==> flow/design.v <==
module full_adder 
#(
    parameter DATA_WIDTH = 2
) 
(
    input  logic [DATA_WIDTH - 1:0] i_input1,
    input  logic [DATA_WIDTH - 1:0] i_input2,
    input  logic                    i_cin,
    output logic [DATA_WIDTH - 1:0] o_sum,
    output logic                    o_cout
);
    assign {o_cout, o_sum} = i_input1 + i_input2 + {1'b0, i_cin};
endmodule
module counter 
(
    input logic i_clk,
    input logic i_arstn,
    input logic i_valid,
    output logic [3:0] o_count
);
    always_ff @(posedge i_clk, negedge i_arstn) begin
        if (~ i_arstn) 
            o_count <= '0;
        else if (o_count == 4'd12)
            o_count <= '0;
        else if (i_valid)
            o_count <= o_count + 4'b1;
    end
endmodule
module i2b
(
    input  logic       i_clk,
    input  logic       i_arstn,
    input  logic       i_valid,
    input  logic       i_a,
    input  logic       i_b,
    output logic [1:0] o_sum,
    output logic       o_a,
    output logic       o_b
);
    logic s_a_ff1;
    logic s_a_ff2;
    logic s_b_ff1;
    logic s_b_ff2;
    logic s_A0;
    logic s_A1;
    logic s_B0;
    logic s_B1;
    logic s_carry_out;
    logic s_carry_in;
    assign s_A0 = s_a_ff1 & s_b_ff2;
    assign s_A1 = i_a     & s_b_ff2;
    assign s_B0 = s_a_ff2 & s_b_ff1;
    assign s_B1 = s_a_ff1 & s_b_ff1;
    always_ff @(posedge i_clk, negedge i_arstn) begin
        if (~ i_arstn) begin
            s_a_ff1    <= 1'b0;
            s_a_ff2    <= 1'b0;
            s_b_ff1    <= 1'b0;
            s_b_ff2    <= 1'b0;
            s_carry_in <= 1'b0;
        end
        else if (i_valid) begin
            s_a_ff1    <= i_a;
            s_a_ff2    <= s_a_ff1;
            s_b_ff1    <= i_b;
            s_b_ff2    <= s_b_ff1;
            s_carry_in <= s_carry_out;
        end
    end
    full_adder FA1 (
        .i_input1 ( {s_A1, s_A0} ),
        .i_input2 ( {s_B1, s_B0} ),
        .i_cin    ( s_carry_in   ),
        .o_sum    ( o_sum        ),
        .o_cout   ( s_carry_out  )
    );
    assign o_a = s_a_ff2;
    assign o_b = s_b_ff2;
endmodule
module t2b
(
    input  logic        i_clk,
    input  logic        i_arstn,
    input  logic        i_valid,
    input  logic        i_a,
    input  logic        i_b,
    output logic [1:0] o_sum,
    output logic       o_b
);
    logic s_a_ff1;
    logic s_b_ff1;
    logic s_A0;
    logic s_A1;
    logic s_B0;
    logic s_B1;
    logic s_carry_out;
    logic s_carry_in;
    assign s_A0 = s_a_ff1 & s_b_ff1;
    assign s_A1 = i_a     & s_b_ff1;
    assign s_B0 = 1'b0;
    assign s_B1 = s_a_ff1 & i_b;
    always_ff @(posedge i_clk, negedge i_arstn) begin
        if (~ i_arstn) begin
            s_a_ff1    <= 1'b0;
            s_b_ff1    <= 1'b0;
            s_carry_in <= 1'b0;
        end
        else if (i_valid) begin
            s_a_ff1    <= i_a;
            s_b_ff1    <= i_b;
            s_carry_in <= s_carry_out;
        end
    end
    full_adder FA0 (
        .i_input1 ( {s_A1, s_A0} ),
        .i_input2 ( {s_B1, s_B0} ),
        .i_cin    ( s_carry_in   ),
        .o_sum    ( o_sum        ),
        .o_cout   ( s_carry_out  )
    );
    assign o_b = s_b_ff1;
endmodule
module serial_mul
#(
    parameter DATA_WIDTH = 8    
)
(
    input  logic       i_clk,
    input  logic       i_arstn,
    input  logic       i_valid,
    input  logic       i_a,
    input  logic       i_b,
    output logic [1:0] o_product
);
    localparam N_OF_I2B = 1 + (DATA_WIDTH - 4)/2;  
    localparam N_OF_2FA = N_OF_I2B;                
    logic [1:0] s_i2b_sum [N_OF_I2B - 1:0];
    logic [1:0] s_t2b_sum;
    logic s_a [N_OF_I2B - 1:0];
    logic s_b [N_OF_I2B - 1:0];
    logic unused_s_b_i2b_out;
    logic [N_OF_2FA - 1:0] s_carry_in;
    logic [N_OF_2FA - 1:0] s_carry_out;
    logic [1:0] s_adder_sum_0;
    logic [1:0] s_adder_sum_1;
    logic [1:0] s_adder_sum_2;
    i2b I2B0 (
        .i_clk   ( i_clk              ),
        .i_arstn ( i_arstn            ),
        .i_valid ( i_valid            ),
        .i_a     ( i_a                ),
        .i_b     ( s_b[0]             ),
        .o_sum   ( s_i2b_sum[0]       ),
        .o_a     ( s_a[0]             ),
        .o_b     ( unused_s_b_i2b_out )
    );
    genvar i;
    generate
        for (i = 0; i < N_OF_I2B - 1; i++) begin : i2b_multipier
            i2b I2B_MODULE (
                .i_clk   ( i_clk            ),
                .i_arstn ( i_arstn          ),
                .i_valid ( i_valid          ),
                .i_a     ( s_a[i]           ),
                .i_b     ( s_b[i + 1]       ),
                .o_sum   ( s_i2b_sum[i + 1] ),
                .o_a     ( s_a[i + 1]       ),
                .o_b     ( s_b[i]           )
            );
        end
    endgenerate
    t2b T2B0 (
        .i_clk   ( i_clk             ),
        .i_arstn ( i_arstn           ),
        .i_valid ( i_valid           ),
        .i_a     ( s_a[N_OF_I2B - 1] ),
        .i_b     ( i_b               ),
        .o_sum   ( s_t2b_sum         ),
        .o_b     ( s_b[N_OF_I2B - 1] )
    );
    full_adder FA0_0 (
        .i_input1 ( s_i2b_sum[0]   ),
        .i_input2 ( s_i2b_sum[1]   ),
        .i_cin    ( s_carry_in[0]  ),
        .o_sum    ( s_adder_sum_0  ),
        .o_cout   ( s_carry_out[0] )
    );
    full_adder FA0_3 (
        .i_input1 ( s_i2b_sum[2]   ),
        .i_input2 ( s_t2b_sum      ),
        .i_cin    ( s_carry_in[1]  ),
        .o_sum    ( s_adder_sum_1  ),
        .o_cout   ( s_carry_out[1] )
    );
    full_adder FA1_0 (
        .i_input1 ( s_adder_sum_0  ),
        .i_input2 ( s_adder_sum_1  ),
        .i_cin    ( s_carry_in[2]  ),
        .o_sum    ( s_adder_sum_2  ),
        .o_cout   ( s_carry_out[2] )
    );
    always_ff @( posedge i_clk, negedge i_arstn ) begin
        if ( ~ i_arstn ) 
            s_carry_in <= '0;
        else if (i_valid) 
            s_carry_in <= s_carry_out;
    end
    assign o_product = s_adder_sum_2;
endmodule
module conv_top
#(
    parameter DATA_WIDTH  = 8,
    parameter KERNEL_SIZE = 25
)
(
    input  logic                     i_clk,
    input  logic                     i_arstn,
	input  logic                     i_arstn_perf,
	input  logic                     i_enable_count2,
    input  logic                     i_ready,
    input  logic                     i_valid,
    input  logic [KERNEL_SIZE - 1:0] i_bit_X,
    input  logic [KERNEL_SIZE - 1:0] i_bit_K,
    output logic [              1:0] o_conv,
    output logic                     o_ready,
    output logic                     o_valid,
	output logic [             31:0] o_perf_cycle_count,
	output logic [             31:0] o_perf_cycle_count2
);
    logic [3:0] s_count;
    logic s_valid_data_in;
    logic s_valid_data_out;
	logic [KERNEL_SIZE - 1:0] s_bit_X_delayed;
	logic [KERNEL_SIZE - 1:0] s_bit_K_delayed;
    logic [1:0] s_product [KERNEL_SIZE - 1:0];
    localparam N_OF_2FA = KERNEL_SIZE - 1;
    logic [N_OF_2FA - 1:0] s_carry_in;
    logic [N_OF_2FA - 1:0] s_carry_out;
    always_ff @(posedge i_clk, negedge i_arstn) begin
        if (~ i_arstn) begin
            s_bit_X_delayed <= '0;
            s_bit_K_delayed <= '0;
        end
        else if (s_valid_data_in) begin
            s_bit_X_delayed <= i_bit_X;
            s_bit_K_delayed <= i_bit_K;
        end
    end
    genvar i;
    generate
        for (i = 0; i < KERNEL_SIZE; i++) begin : serial_multipier
            serial_mul #(
                .DATA_WIDTH ( DATA_WIDTH )
            ) S_MUL0 (
                .i_clk     ( i_clk              ),
                .i_arstn   ( i_arstn            ),
                .i_valid   ( s_valid_data_in    ),
                .i_a       ( s_bit_X_delayed[i] ),
                .i_b       ( s_bit_K_delayed[i] ),
                .o_product ( s_product[i]       )
            );
        end
    endgenerate
    counter COUNT0 (
        .i_clk   ( i_clk           ),
        .i_arstn ( i_arstn         ),
        .i_valid ( s_valid_data_in ),
        .o_count ( s_count         )
    );
	assign s_valid_data_out = (s_count >= 4'd5) & (s_count <= 4'd12);
	always_ff @(posedge i_clk, negedge i_arstn_perf) begin
	    if (~ i_arstn_perf)
		    o_perf_cycle_count <= 32'b0;
		else if (s_valid_data_in)
		    o_perf_cycle_count <= o_perf_cycle_count + 32'b1;
	end
	always_ff @(posedge i_clk, negedge i_arstn_perf) begin
	     if (~ i_arstn_perf)
		    o_perf_cycle_count2 <= 32'b0;
		else if (i_enable_count2)
		    o_perf_cycle_count2 <= o_perf_cycle_count2 + 32'b1;
	end
    logic [1:0] s_sum_0;
    logic [1:0] s_sum_1;
    logic [1:0] s_sum_2;
    logic [1:0] s_sum_3;
    logic [1:0] s_sum_4;
    logic [1:0] s_sum_5;
    logic [1:0] s_sum_6;
    logic [1:0] s_sum_7;
    logic [1:0] s_sum_8;
    logic [1:0] s_sum_9;
    logic [1:0] s_sum_10;
    logic [1:0] s_sum_11;
    logic [1:0] s_sum_12;
    logic [1:0] s_sum_13;
    logic [1:0] s_sum_14;
    logic [1:0] s_sum_15;
    logic [1:0] s_sum_16;
    logic [1:0] s_sum_17;
    logic [1:0] s_sum_18;
    logic [1:0] s_sum_19;
    logic [1:0] s_sum_20;
    logic [1:0] s_sum_21;
    logic [1:0] s_sum_22;
    logic [1:0] s_sum_23;
    full_adder FA0_0 (
        .i_input1 ( s_product[0]    ),
        .i_input2 ( s_product[1]    ),
        .i_cin    ( s_carry_in[0]   ),
        .o_sum    ( s_sum_0         ),
        .o_cout   ( s_carry_out[0]  )
    );
    full_adder FA0_1 (
        .i_input1 ( s_product[2]    ),
        .i_input2 ( s_product[3]    ),
        .i_cin    ( s_carry_in[1]   ),
        .o_sum    ( s_sum_1         ),
        .o_cout   ( s_carry_out[1]  )
    );
    full_adder FA0_2 (
        .i_input1 ( s_product[4]    ),
        .i_input2 ( s_product[5]    ),
        .i_cin    ( s_carry_in[2]   ),
        .o_sum    ( s_sum_2         ),
        .o_cout   ( s_carry_out[2]  )
    );
    full_adder FA0_3 (
        .i_input1 ( s_product[6]    ),
        .i_input2 ( s_product[7]    ),
        .i_cin    ( s_carry_in[3]   ),
        .o_sum    ( s_sum_3         ),
        .o_cout   ( s_carry_out[3]  )
    );
    full_adder FA0_4 (
        .i_input1 ( s_product[8]    ),
        .i_input2 ( s_product[9]    ),
        .i_cin    ( s_carry_in[4]   ),
        .o_sum    ( s_sum_4         ),
        .o_cout   ( s_carry_out[4]  )
    );
    full_adder FA0_5 (
        .i_input1 ( s_product[10]   ),
        .i_input2 ( s_product[11]   ),
        .i_cin    ( s_carry_in[5]   ),
        .o_sum    ( s_sum_5         ),
        .o_cout   ( s_carry_out[5]  )
    );
    full_adder FA0_6 (
        .i_input1 ( s_product[12]   ),
        .i_input2 ( s_product[13]   ),
        .i_cin    ( s_carry_in[6]   ),
        .o_sum    ( s_sum_6         ),
        .o_cout   ( s_carry_out[6]  )
    );
    full_adder FA0_7 (
        .i_input1 ( s_product[14]   ),
        .i_input2 ( s_product[15]   ),
        .i_cin    ( s_carry_in[7]   ),
        .o_sum    ( s_sum_7         ),
        .o_cout   ( s_carry_out[7]  )
    );
    full_adder FA0_8 (
        .i_input1 ( s_product[16]   ),
        .i_input2 ( s_product[17]   ),
        .i_cin    ( s_carry_in[8]   ),
        .o_sum    ( s_sum_8         ),
        .o_cout   ( s_carry_out[8]  )
    );
    full_adder FA0_9 (
        .i_input1 ( s_product[18]   ),
        .i_input2 ( s_product[19]   ),
        .i_cin    ( s_carry_in[9]   ),
        .o_sum    ( s_sum_9         ),
        .o_cout   ( s_carry_out[9]  )
    );
    full_adder FA0_10 (
        .i_input1 ( s_product[20]   ),
        .i_input2 ( s_product[21]   ),
        .i_cin    ( s_carry_in[10]  ),
        .o_sum    ( s_sum_10        ),
        .o_cout   ( s_carry_out[10] )
    );
    full_adder FA0_11 (
        .i_input1 ( s_product[22]   ),
        .i_input2 ( s_product[23]   ),
        .i_cin    ( s_carry_in[11]  ),
        .o_sum    ( s_sum_11        ),
        .o_cout   ( s_carry_out[11] )
    );
    logic [1:0] s_last;
    assign s_last = s_product[24];  
    full_adder FA1_0 (
        .i_input1 ( s_sum_0         ),
        .i_input2 ( s_sum_1         ),
        .i_cin    ( s_carry_in[12]  ),
        .o_sum    ( s_sum_12        ),
        .o_cout   ( s_carry_out[12] )
    );
    full_adder FA1_1 (
        .i_input1 ( s_sum_2         ),
        .i_input2 ( s_sum_3         ),
        .i_cin    ( s_carry_in[13]  ),
        .o_sum    ( s_sum_13        ),
        .o_cout   ( s_carry_out[13] )
    );
    full_adder FA1_2 (
        .i_input1 ( s_sum_4         ),
        .i_input2 ( s_sum_5         ),
        .i_cin    ( s_carry_in[14]  ),
        .o_sum    ( s_sum_14        ),
        .o_cout   ( s_carry_out[14] )
    );
    full_adder FA1_3 (
        .i_input1 ( s_sum_6         ),
        .i_input2 ( s_sum_7         ),
        .i_cin    ( s_carry_in[15]  ),
        .o_sum    ( s_sum_15        ),
        .o_cout   ( s_carry_out[15] )
    );
    full_adder FA1_4 (
        .i_input1 ( s_sum_8         ),
        .i_input2 ( s_sum_9         ),
        .i_cin    ( s_carry_in[16]  ),
        .o_sum    ( s_sum_16        ),
        .o_cout   ( s_carry_out[16] )
    );
    full_adder FA1_5 (
        .i_input1 ( s_sum_10        ),
        .i_input2 ( s_sum_11        ),
        .i_cin    ( s_carry_in[17]  ),
        .o_sum    ( s_sum_17        ),
        .o_cout   ( s_carry_out[17] )
    );
    full_adder FA2_0 (
        .i_input1 ( s_sum_12        ),
        .i_input2 ( s_sum_13        ),
        .i_cin    ( s_carry_in[18]  ),
        .o_sum    ( s_sum_18        ),
        .o_cout   ( s_carry_out[18] )
    );
    full_adder FA2_1 (
        .i_input1 ( s_sum_14        ),
        .i_input2 ( s_sum_15        ),
        .i_cin    ( s_carry_in[19]  ),
        .o_sum    ( s_sum_19        ),
        .o_cout   ( s_carry_out[19] )
    );
    full_adder FA2_2 (
        .i_input1 ( s_sum_16        ),
        .i_input2 ( s_sum_17        ),
        .i_cin    ( s_carry_in[20]  ),
        .o_sum    ( s_sum_20        ),
        .o_cout   ( s_carry_out[20] )
    );
    full_adder FA3_0 (
        .i_input1 ( s_sum_18        ),
        .i_input2 ( s_sum_19        ),
        .i_cin    ( s_carry_in[21]  ),
        .o_sum    ( s_sum_21        ),
        .o_cout   ( s_carry_out[21] )
    );
    full_adder FA3_1 (
        .i_input1 ( s_sum_20        ),
        .i_input2 ( s_last          ),  
        .i_cin    ( s_carry_in[22]  ),
        .o_sum    ( s_sum_22        ),
        .o_cout   ( s_carry_out[22] )
    );
    full_adder FA4_0 (
        .i_input1 ( s_sum_21        ),
        .i_input2 ( s_sum_22        ),
        .i_cin    ( s_carry_in[23]  ),
        .o_sum    ( s_sum_23        ),  
        .o_cout   ( s_carry_out[23] )
    );
    assign o_conv = s_sum_23;
    always_ff @( posedge i_clk, negedge i_arstn ) begin
        if ( ~ i_arstn ) 
            s_carry_in <= '0;
        else if (s_valid_data_in) 
            s_carry_in <= s_carry_out;
    end
    typedef enum logic [2:0] {
        IDLE      = 3'd0,
        READ      = 3'd1,
        WAIT_RES  = 3'd2,
        READ_DONE = 3'd3,
        WRITE     = 3'd4,
        WRITE_DONE = 3'd5
    } state_t;
    state_t PS;
    state_t NS;
    always_ff @(posedge i_clk, negedge i_arstn) begin
        if (~ i_arstn)
            PS <= IDLE;
        else
            PS <= NS;
    end
    always_comb begin
        NS = PS;
        case (PS)
            IDLE: 
				if (i_valid) 
				    NS = READ;
            READ:   NS = WAIT_RES;
            WAIT_RES: 
				if (s_valid_data_out)
				    NS = WRITE;
                else
					NS = READ_DONE;
            READ_DONE: 
				if (~ i_valid)
				     NS = IDLE;
            WRITE:
				if (~ i_ready)
				    NS = WRITE_DONE;
            WRITE_DONE: 
				if (i_ready)
				    NS = IDLE;
            default: 
				    NS = PS;
        endcase
    end
    always_comb begin
        s_valid_data_in = 1'b0;
        o_ready         = 1'b0;
        o_valid         = 1'b0;
        case (PS)
            IDLE : o_ready         = 1'b1;
            READ : s_valid_data_in = 1'b1; 
            WRITE: o_valid         = 1'b1;
            default: begin
                s_valid_data_in = 1'b0;
                o_ready         = 1'b0;
                o_valid         = 1'b0;
            end
        endcase
    end
endmodule
======== Tool chain data of conv_top ========
Each step is given for the RTL above and for the edited RTL.
"original" refers to lines of the RTL above, "edited" to lines of the edited file.
"difference": "edited" minus "original" as printed here. "relative change": 100 x difference / "original".
Operators: Yosys type, input widths -> output width; for muxes data width and select width s.
A cell with n/a has no value.
set-up
  top module .............................. conv_top
  clock ................................... i_clk
  cell library ............................ sky130hd
  timing corner ........................... tt_025C_1v80

======== The edit ========
The edit as a unified diff against the file above.
A script made this edit. It changes what the design does and was not meant as an optimisation.
begin of diff
@@ -480,5 +480,5 @@
         if ( ~ i_arstn ) 
             s_carry_in <= '0;
-        else if (s_valid_data_in) 
+        else 
             s_carry_in <= s_carry_out;
     end
end of diff

======== Word level ========
Counts by Yosys on the flattened word-level netlist (proc, flatten, opt, wreduce). Print and check cells are left out. Cells with the same type and inputs are merged into one.
storage and ports
  element                          original  edited  difference  relative change (%)
  bits in writable memories        0         0       0           n/a
  bits in latches                  0         0       0           n/a
  word width x clocked read ports  0         0       0           n/a
  output and inout bits            68        68      0           0.00
  memories                         0         0       0           n/a
  cells after elaboration          1286      1286    0           0.00
  ROM bits                         0         0       0           n/a
  bits in registers                670       670     0           0.00
cells by class
  element                        original  edited  difference  relative change (%)
  shift-type cells               0         0       0           n/a
  reduce/logical cells           4         4       0           0.00
  equality and inequality tests  10        10      0           0.00
  multipliers                    0         0       0           n/a
  $lt $le $gt $ge                2         2       0           0.00
  div/mod/pow operators          0         0       0           n/a
  $add $sub $neg                 401       401     0           0.00
  multiplexer cells              11        11      0           0.00
  bitwise operators              376       376     0           0.00
operator list
  operator               original  edited  difference  relative change (%)
  $and 1x1->1            376       376     0           0.00
  $add 2x2->3            199       199     0           0.00
  $add 3x1->3            199       199     0           0.00
  $mux 3                 5         5       0           0.00
  $ne 2x2->1 const B     4         4       0           0.00
  $mux 1                 3         3       0           0.00
  $add 32x1->32 const B  2         2       0           0.00
  $eq 3x2->1 const B     2         2       0           0.00
  $eq 3x3->1 const B     2         2       0           0.00
  $mux 4                 2         2       0           0.00
  $add 4x1->4 const B    1         1       0           0.00
  $eq 3x1->1 const B     1         1       0           0.00
  $eq 4x4->1 const B     1         1       0           0.00
  $ge 4x3->1 const B     1         1       0           0.00
  $le 4x4->1 const B     1         1       0           0.00
  $logic_not 3->1        1         1       0           0.00
  $pmux 3 s6             1         1       0           0.00
  $reduce_and 5->1       1         1       0           0.00
  $reduce_bool 2->1      1         1       0           0.00
  $reduce_bool 6->1      1         1       0           0.00

======== Logic depth ========
Longest topological path by Yosys (ltp), each cell counted once; first at word level (registers and memories cut), then after technology mapping (sequential cells cut; the memories' decode and read muxes count).
depth
  element                original  edited  difference  relative change (%)
  word-level depth       17        17      0           0.00
  ABC_AREA               0         0       n/a         n/a
  depth in mapped cells  17        16      -1          -5.88

======== After synthesis ========
Source: synth_stat.txt of the flow (Yosys; design flattened, memories mapped). It holds for the ABC_AREA given above (unset counts as 0); a run with the other value may have another netlist.
synthesis totals
  element               original  edited   difference  relative change (%)
  flip-flops            673       673      0           0.00
  synthesis area (µm²)  36107.1   35798.1  -309.0      -0.86
  buffers               78        75       -3          -3.85
  mapped cells          2646      2606     -40         -1.51
cells by type
  cell type                  original  edited  difference  relative change (%)
  sky130_fd_sc_hd__buf_2     60        2       -58         -96.67
  sky130_fd_sc_hd__clkbuf_1  17        68      +51         +300.00
  sky130_fd_sc_hd__mux2_2    525       511     -14         -2.67
  sky130_fd_sc_hd__o21ai_0   78        68      -10         -12.82
  sky130_fd_sc_hd__xnor2_1   54        45      -9          -16.67
  sky130_fd_sc_hd__xor2_1    9         18      +9          +100.00
  sky130_fd_sc_hd__nand2_1   156       149     -7          -4.49
  sky130_fd_sc_hd__nor3_2    0         7       +7          n/a
  sky130_fd_sc_hd__inv_1     239       245     +6          +2.51
  sky130_fd_sc_hd__nand4_1   24        18      -6          -25.00
  sky130_fd_sc_hd__and2_1    324       319     -5          -1.54
  sky130_fd_sc_hd__nand3_1   25        20      -5          -20.00
  sky130_fd_sc_hd__nor2_1    17        13      -4          -23.53
  sky130_fd_sc_hd__nor3_1    6         3       -3          -50.00
  sky130_fd_sc_hd__buf_1     1         4       +3          +300.00
  sky130_fd_sc_hd__and3_1    11        9       -2          -18.18
  sky130_fd_sc_hd__nor4_4    4         2       -2          -50.00
  sky130_fd_sc_hd__a21oi_1   3         1       -2          -66.67
The list need not be complete.
By module: a second synthesis without flattening, with its own total; a netlist apart from the flattened one above.
second synthesis, totals
  element                                        original  edited   difference  relative change (%)
  cell total of the unflattened synthesis        3877      3865     -12         -0.31
  area total of the unflattened synthesis (µm²)  41467.3   41257.1  -210.2      -0.51
Each row is one instance without its submodules.
modules, original
  module                      seq. area (µm²)  times used  area (µm²)  cells
  i2b                         125.1            75          206.4       14
  full_adder                  0.0              199         70.1        10
  conv_top                    3604.7           1           5820.6      419
  t2b                         75.1             25          131.4       10
  serial_mul #(DATA_WIDTH=8)  75.1             25          108.9       6
  counter                     100.1            1           214.0       18
modules, edited
  module                      seq. area (µm²)  times used  area (µm²)  cells
  i2b                         125.1            75          206.4       14
  full_adder                  0.0              199         70.1        10
  conv_top                    3604.7           1           5610.4      407
  t2b                         75.1             25          131.4       10
  serial_mul #(DATA_WIDTH=8)  75.1             25          108.9       6
  counter                     100.1            1           214.0       18

======== Timing after synthesis ========
Path of least setup slack by OpenSTA after synthesis, without wires, with an ideal clock, recovery checks aside; 20% of the period is set as input and as output delay. Where synthesis merged equal registers, the netlist keeps one of their names.
timing after synthesis
  element                              original                                                                  edited                                             difference  relative change (%)
  path kind                            reg2out                                                                   reg2out                                            n/a         n/a
  start                                register serial_multipier[20].S_MUL0.i2b_multipier[1].I2B_MODULE.s_b_ff2  register serial_multipier[19].S_MUL0.I2B0.s_a_ff1  n/a         n/a
  end                                  output o_conv[1]                                                          output o_conv[1]                                   n/a         n/a
  clock period (ns)                    12.0                                                                      12.0                                               0.0         0.00
  delay of the path (ns)               5.240                                                                     5.183                                              -0.057      -1.09
  arrival (ns)                         5.240                                                                     5.183                                              -0.057      -1.09
  path slack (ns)                      4.360                                                                     4.417                                              +0.057      n/a
  output delay (ns)                    2.400                                                                     2.400                                              0.000       0.00
  stages on the path                   17                                                                        17                                                 0           0.00
  buffers on the path                  0                                                                         0                                                  0           n/a
  launch time at the first pin (ns)    0.000                                                                     0.000                                              0.000       n/a
  period reached after synthesis (ns)  7.64                                                                      7.583                                              -0.057      -0.75
"delay of the path" = arrival - input delay + setup time.
At an output port there is no setup time.
"stages on the path": output pins that drive a net of the path, with the launching flip-flop's if there is one; two outputs of one cell count as two.
"period reached after synthesis" is the clock period less the worst setup slack; recovery checks do not enter. This is arithmetic on one report: input and output delays are still those of the set period (20% each).
The rows between start and end are the longest chain of elaborated cells between them; the timing report does not say that the signal goes this way. Where chains are equally long, one stands for them.
Each line given opens the expression or statement behind the cell; cells for indexed reads and writes are added by Yosys, which also makes memories of some case tables.
on the way, after synthesis, original
  path through ............................ sky130_fd_sc_hd__dfrtp_1 > sky130_fd_sc_hd__and2_1 > sky130_fd_sc_hd__fa_1 > sky130_fd_sc_hd__fa_1 > sky130_fd_sc_hd__inv_1 > sky130_fd_sc_hd__fa_1 > sky130_fd_sc_hd__inv_1 > sky130_fd_sc_hd__fa_1 > sky130_fd_sc_hd__inv_1 > sky130_fd_sc_hd__fa_1 > sky130_fd_sc_hd__inv_1 > sky130_fd_sc_hd__fa_1 > sky130_fd_sc_hd__fa_1 > sky130_fd_sc_hd__inv_1 > sky130_fd_sc_hd__fa_1 > sky130_fd_sc_hd__inv_1 > sky130_fd_sc_hd__fa_1
  cells in the longest elaborated chain ... 17
  elaborated cells between the ends (all ways) .. 18
  source lines of those cells ............. 3
RTL lines, path after synthesis, original
  element           RTL line  text
  start, declared   44        logic s_b_ff2;
  start, assigned   60        s_b_ff2    <= 1'b0;
  start, assigned   67        s_b_ff2    <= s_b_ff1;
  $and 1x1->1       51        assign s_A0 = s_a_ff1 & s_b_ff2;
  $add 2x2->3       12        assign {o_cout, o_sum} = i_input1 + i_input2 + {1'b0, i_cin};
  $add 3x1->3       12
  $add 2x2->3       12
  $add 3x1->3       12
  $add 2x2->3       12
  $add 3x1->3       12
  [... 3 more ...]  n/a
  $add 3x1->3       12
  $add 2x2->3       12
  $add 3x1->3       12
  $add 2x2->3       12
  $add 3x1->3       12
  $add 2x2->3       12
  $add 3x1->3       12
  end, declared     225       output logic [              1:0] o_conv,
on the way, after synthesis, edited
  path through ............................ sky130_fd_sc_hd__dfrtp_1 > sky130_fd_sc_hd__and2_1 > sky130_fd_sc_hd__fa_1 > sky130_fd_sc_hd__inv_1 > sky130_fd_sc_hd__fa_1 > sky130_fd_sc_hd__inv_1 > sky130_fd_sc_hd__fa_1 > sky130_fd_sc_hd__inv_1 > sky130_fd_sc_hd__fa_1 > sky130_fd_sc_hd__inv_1 > sky130_fd_sc_hd__fa_1 > sky130_fd_sc_hd__fa_1 > sky130_fd_sc_hd__fa_1 > sky130_fd_sc_hd__inv_1 > sky130_fd_sc_hd__fa_1 > sky130_fd_sc_hd__inv_1 > sky130_fd_sc_hd__fa_1
  cells in the longest elaborated chain ... 17
  elaborated cells between the ends (all ways) .. 18
  source lines of those cells ............. 3
RTL lines, path after synthesis, edited
  element           RTL line  text
  start, declared   41        logic s_a_ff1;
  start, assigned   57        s_a_ff1    <= 1'b0;
  start, assigned   64        s_a_ff1    <= i_a;
  $and 1x1->1       51        assign s_A0 = s_a_ff1 & s_b_ff2;
  $add 2x2->3       12        assign {o_cout, o_sum} = i_input1 + i_input2 + {1'b0, i_cin};
  $add 3x1->3       12
  $add 2x2->3       12
  $add 3x1->3       12
  $add 2x2->3       12
  $add 3x1->3       12
  [... 3 more ...]  n/a
  $add 3x1->3       12
  $add 2x2->3       12
  $add 3x1->3       12
  $add 2x2->3       12
  $add 3x1->3       12
  $add 2x2->3       12
  $add 3x1->3       12
  end, declared     225       output logic [              1:0] o_conv,

======== Path in the finished layout ========
Path of least setup slack in the final report of the runs of pair A (OpenROAD, finished layout, wires in). Where an end is a register, its clock arrival counts in the times.
timing after layout
  element                            original                                           edited                                            difference  relative change (%)
  path kind                          reg2out                                            reg2out                                           n/a         n/a
  start                              register serial_multipier[11].S_MUL0.I2B0.s_a_ff1  register serial_multipier[5].S_MUL0.I2B0.s_a_ff1  n/a         n/a
  end                                output o_conv[1]                                   output o_conv[1]                                  n/a         n/a
  launch time at the first pin (ns)  0.63                                               0.60                                              -0.03       -4.76
  buffers on the path                1                                                  1                                                 0           0.00
  output delay (ns)                  2.40                                               2.40                                              0.00        0.00
  arrival (ns)                       6.67                                               6.65                                              -0.02       -0.30
  path slack (ns)                    2.93                                               2.95                                              +0.02       n/a
  clock period (ns)                  12.0                                               12.0                                              0.0         0.00
  stages on the path                 18                                                 16                                                -2          -11.11
The rows between start and end are the longest chain of elaborated cells between them; the timing report does not say that the signal goes this way. Where chains are equally long, one stands for them.
on the way, after layout, original
  path through ............................ sky130_fd_sc_hd__dfrtp_1 > sky130_fd_sc_hd__and2_1 > sky130_fd_sc_hd__fa_1 > sky130_fd_sc_hd__inv_1 > sky130_fd_sc_hd__fa_1 > sky130_fd_sc_hd__inv_1 > sky130_fd_sc_hd__fa_1 > sky130_fd_sc_hd__inv_1 > sky130_fd_sc_hd__fa_1 > sky130_fd_sc_hd__inv_1 > sky130_fd_sc_hd__fa_1 > sky130_fd_sc_hd__inv_1 > sky130_fd_sc_hd__fa_1 > sky130_fd_sc_hd__inv_1 > sky130_fd_sc_hd__fa_1 > sky130_fd_sc_hd__fa_1 > sky130_fd_sc_hd__fa_1 > sky130_fd_sc_hd__clkdlybuf4s50_1
  cells in the longest elaborated chain ... 17
  elaborated cells between the ends (all ways) .. 18
  source lines of those cells ............. 3
RTL lines, path after layout, original
  element           RTL line  text
  start, declared   41        logic s_a_ff1;
  start, assigned   57        s_a_ff1    <= 1'b0;
  start, assigned   64        s_a_ff1    <= i_a;
  $and 1x1->1       51        assign s_A0 = s_a_ff1 & s_b_ff2;
  $add 2x2->3       12        assign {o_cout, o_sum} = i_input1 + i_input2 + {1'b0, i_cin};
  $add 3x1->3       12
  $add 2x2->3       12
  $add 3x1->3       12
  $add 2x2->3       12
  $add 3x1->3       12
  [... 3 more ...]  n/a
  $add 3x1->3       12
  $add 2x2->3       12
  $add 3x1->3       12
  $add 2x2->3       12
  $add 3x1->3       12
  $add 2x2->3       12
  $add 3x1->3       12
  end, declared     225       output logic [              1:0] o_conv,
on the way, after layout, edited
  path through ............................ sky130_fd_sc_hd__dfrtp_1 > sky130_fd_sc_hd__and2_1 > sky130_fd_sc_hd__fa_1 > sky130_fd_sc_hd__inv_1 > sky130_fd_sc_hd__fa_1 > sky130_fd_sc_hd__inv_1 > sky130_fd_sc_hd__fa_1 > sky130_fd_sc_hd__inv_1 > sky130_fd_sc_hd__fa_1 > sky130_fd_sc_hd__inv_1 > sky130_fd_sc_hd__fa_1 > sky130_fd_sc_hd__fa_1 > sky130_fd_sc_hd__fa_1 > sky130_fd_sc_hd__fa_1 > sky130_fd_sc_hd__fa_1 > sky130_fd_sc_hd__clkdlybuf4s50_1
  cells in the longest elaborated chain ... 17
  elaborated cells between the ends (all ways) .. 18
  source lines of those cells ............. 3
RTL lines, path after layout, edited
  element           RTL line  text
  start, declared   41        logic s_a_ff1;
  start, assigned   57        s_a_ff1    <= 1'b0;
  start, assigned   64        s_a_ff1    <= i_a;
  $and 1x1->1       51        assign s_A0 = s_a_ff1 & s_b_ff2;
  $add 2x2->3       12        assign {o_cout, o_sum} = i_input1 + i_input2 + {1'b0, i_cin};
  $add 3x1->3       12
  $add 2x2->3       12
  $add 3x1->3       12
  $add 2x2->3       12
  $add 3x1->3       12
  [... 3 more ...]  n/a
  $add 3x1->3       12
  $add 2x2->3       12
  $add 3x1->3       12
  $add 2x2->3       12
  $add 3x1->3       12
  $add 2x2->3       12
  $add 3x1->3       12
  end, declared     225       output logic [              1:0] o_conv,

======== Layout results ========
Both versions went through the flow (Yosys, OpenROAD) with the same settings in each pair. Constraints: input delay and output delay 20% of the set period each, output load 0.01 pF.
settings, pair A
  CORE_UTILIZATION ........................ 40
  period_ns ............................... 12.0
  CAP_MARGIN .............................. 20
  CORE_MARGIN ............................. 2
  SLEW_MARGIN ............................. 20
results, pair A
  element                                                  original  edited   difference  relative change (%)
  Yosys chip area after synthesis (µm²)                    36107.1   35798.1  -309.0      -0.86
  worst slack on setup checks (ns)                         2.929     2.954    +0.025      n/a
  lowest hold slack (ns)                                   0.475     0.469    -0.006      n/a
  period reached (ns)                                      9.071     9.046    -0.025      -0.28
  post-route setup TNS (ns)                                0.000     0.000    0.000       n/a
  area inside the die boundary (µm²)                       92686.8   91903.0  -783.8      -0.85
  utilization in the final report (%)                      45.8      46.3     +0.5        n/a
  area of the standard cells in the finished layout (µm²)  41125.7   40946.8  -178.9      -0.44
  power consumption (µW)                                   11691     11463    -228        -1.95
settings, pair B
  ABC_AREA ................................ 0
  CAP_MARGIN .............................. 10
  CORE_ASPECT_RATIO ....................... 0.52
  CORE_UTILIZATION ........................ 27
  CTS_CLUSTER_SIZE ........................ 52
  MIN_ROUTING_LAYER ....................... met1
  PLACE_DENSITY_LB_ADDON .................. 0.03
  SETUP_SLACK_MARGIN ...................... 1.52
  TNS_END_PERCENT ......................... 5
  period_ns ............................... 11.4
  CORE_MARGIN ............................. 2
  SLEW_MARGIN ............................. 20
results, pair B
  element                                                  original  edited    difference  relative change (%)
  Yosys chip area after synthesis (µm²)                    36107.1   35798.1   -309.0      -0.86
  worst slack on setup checks (ns)                         2.336     2.340     +0.004      n/a
  lowest hold slack (ns)                                   0.481     0.478     -0.003      n/a
  period reached (ns)                                      9.065     9.060     -0.005      -0.06
  post-route setup TNS (ns)                                0.000     0.000     0.000       n/a
  area inside the die boundary (µm²)                       136829.0  135669.0  -1160.0     -0.85
  utilization in the final report (%)                      31.7      31.5      -0.2        n/a
  area of the standard cells in the finished layout (µm²)  41880.2   41554.9   -325.3      -0.78
  power consumption (µW)                                   12852     12358     -494        -3.84
By "period reached" is meant the clock period of the run minus its worst setup slack. This is arithmetic on one report: input and output delays are still those of the set period (20% each).
"power consumption" rests on the timing tool's default activity at the inputs, not on a simulated workload.
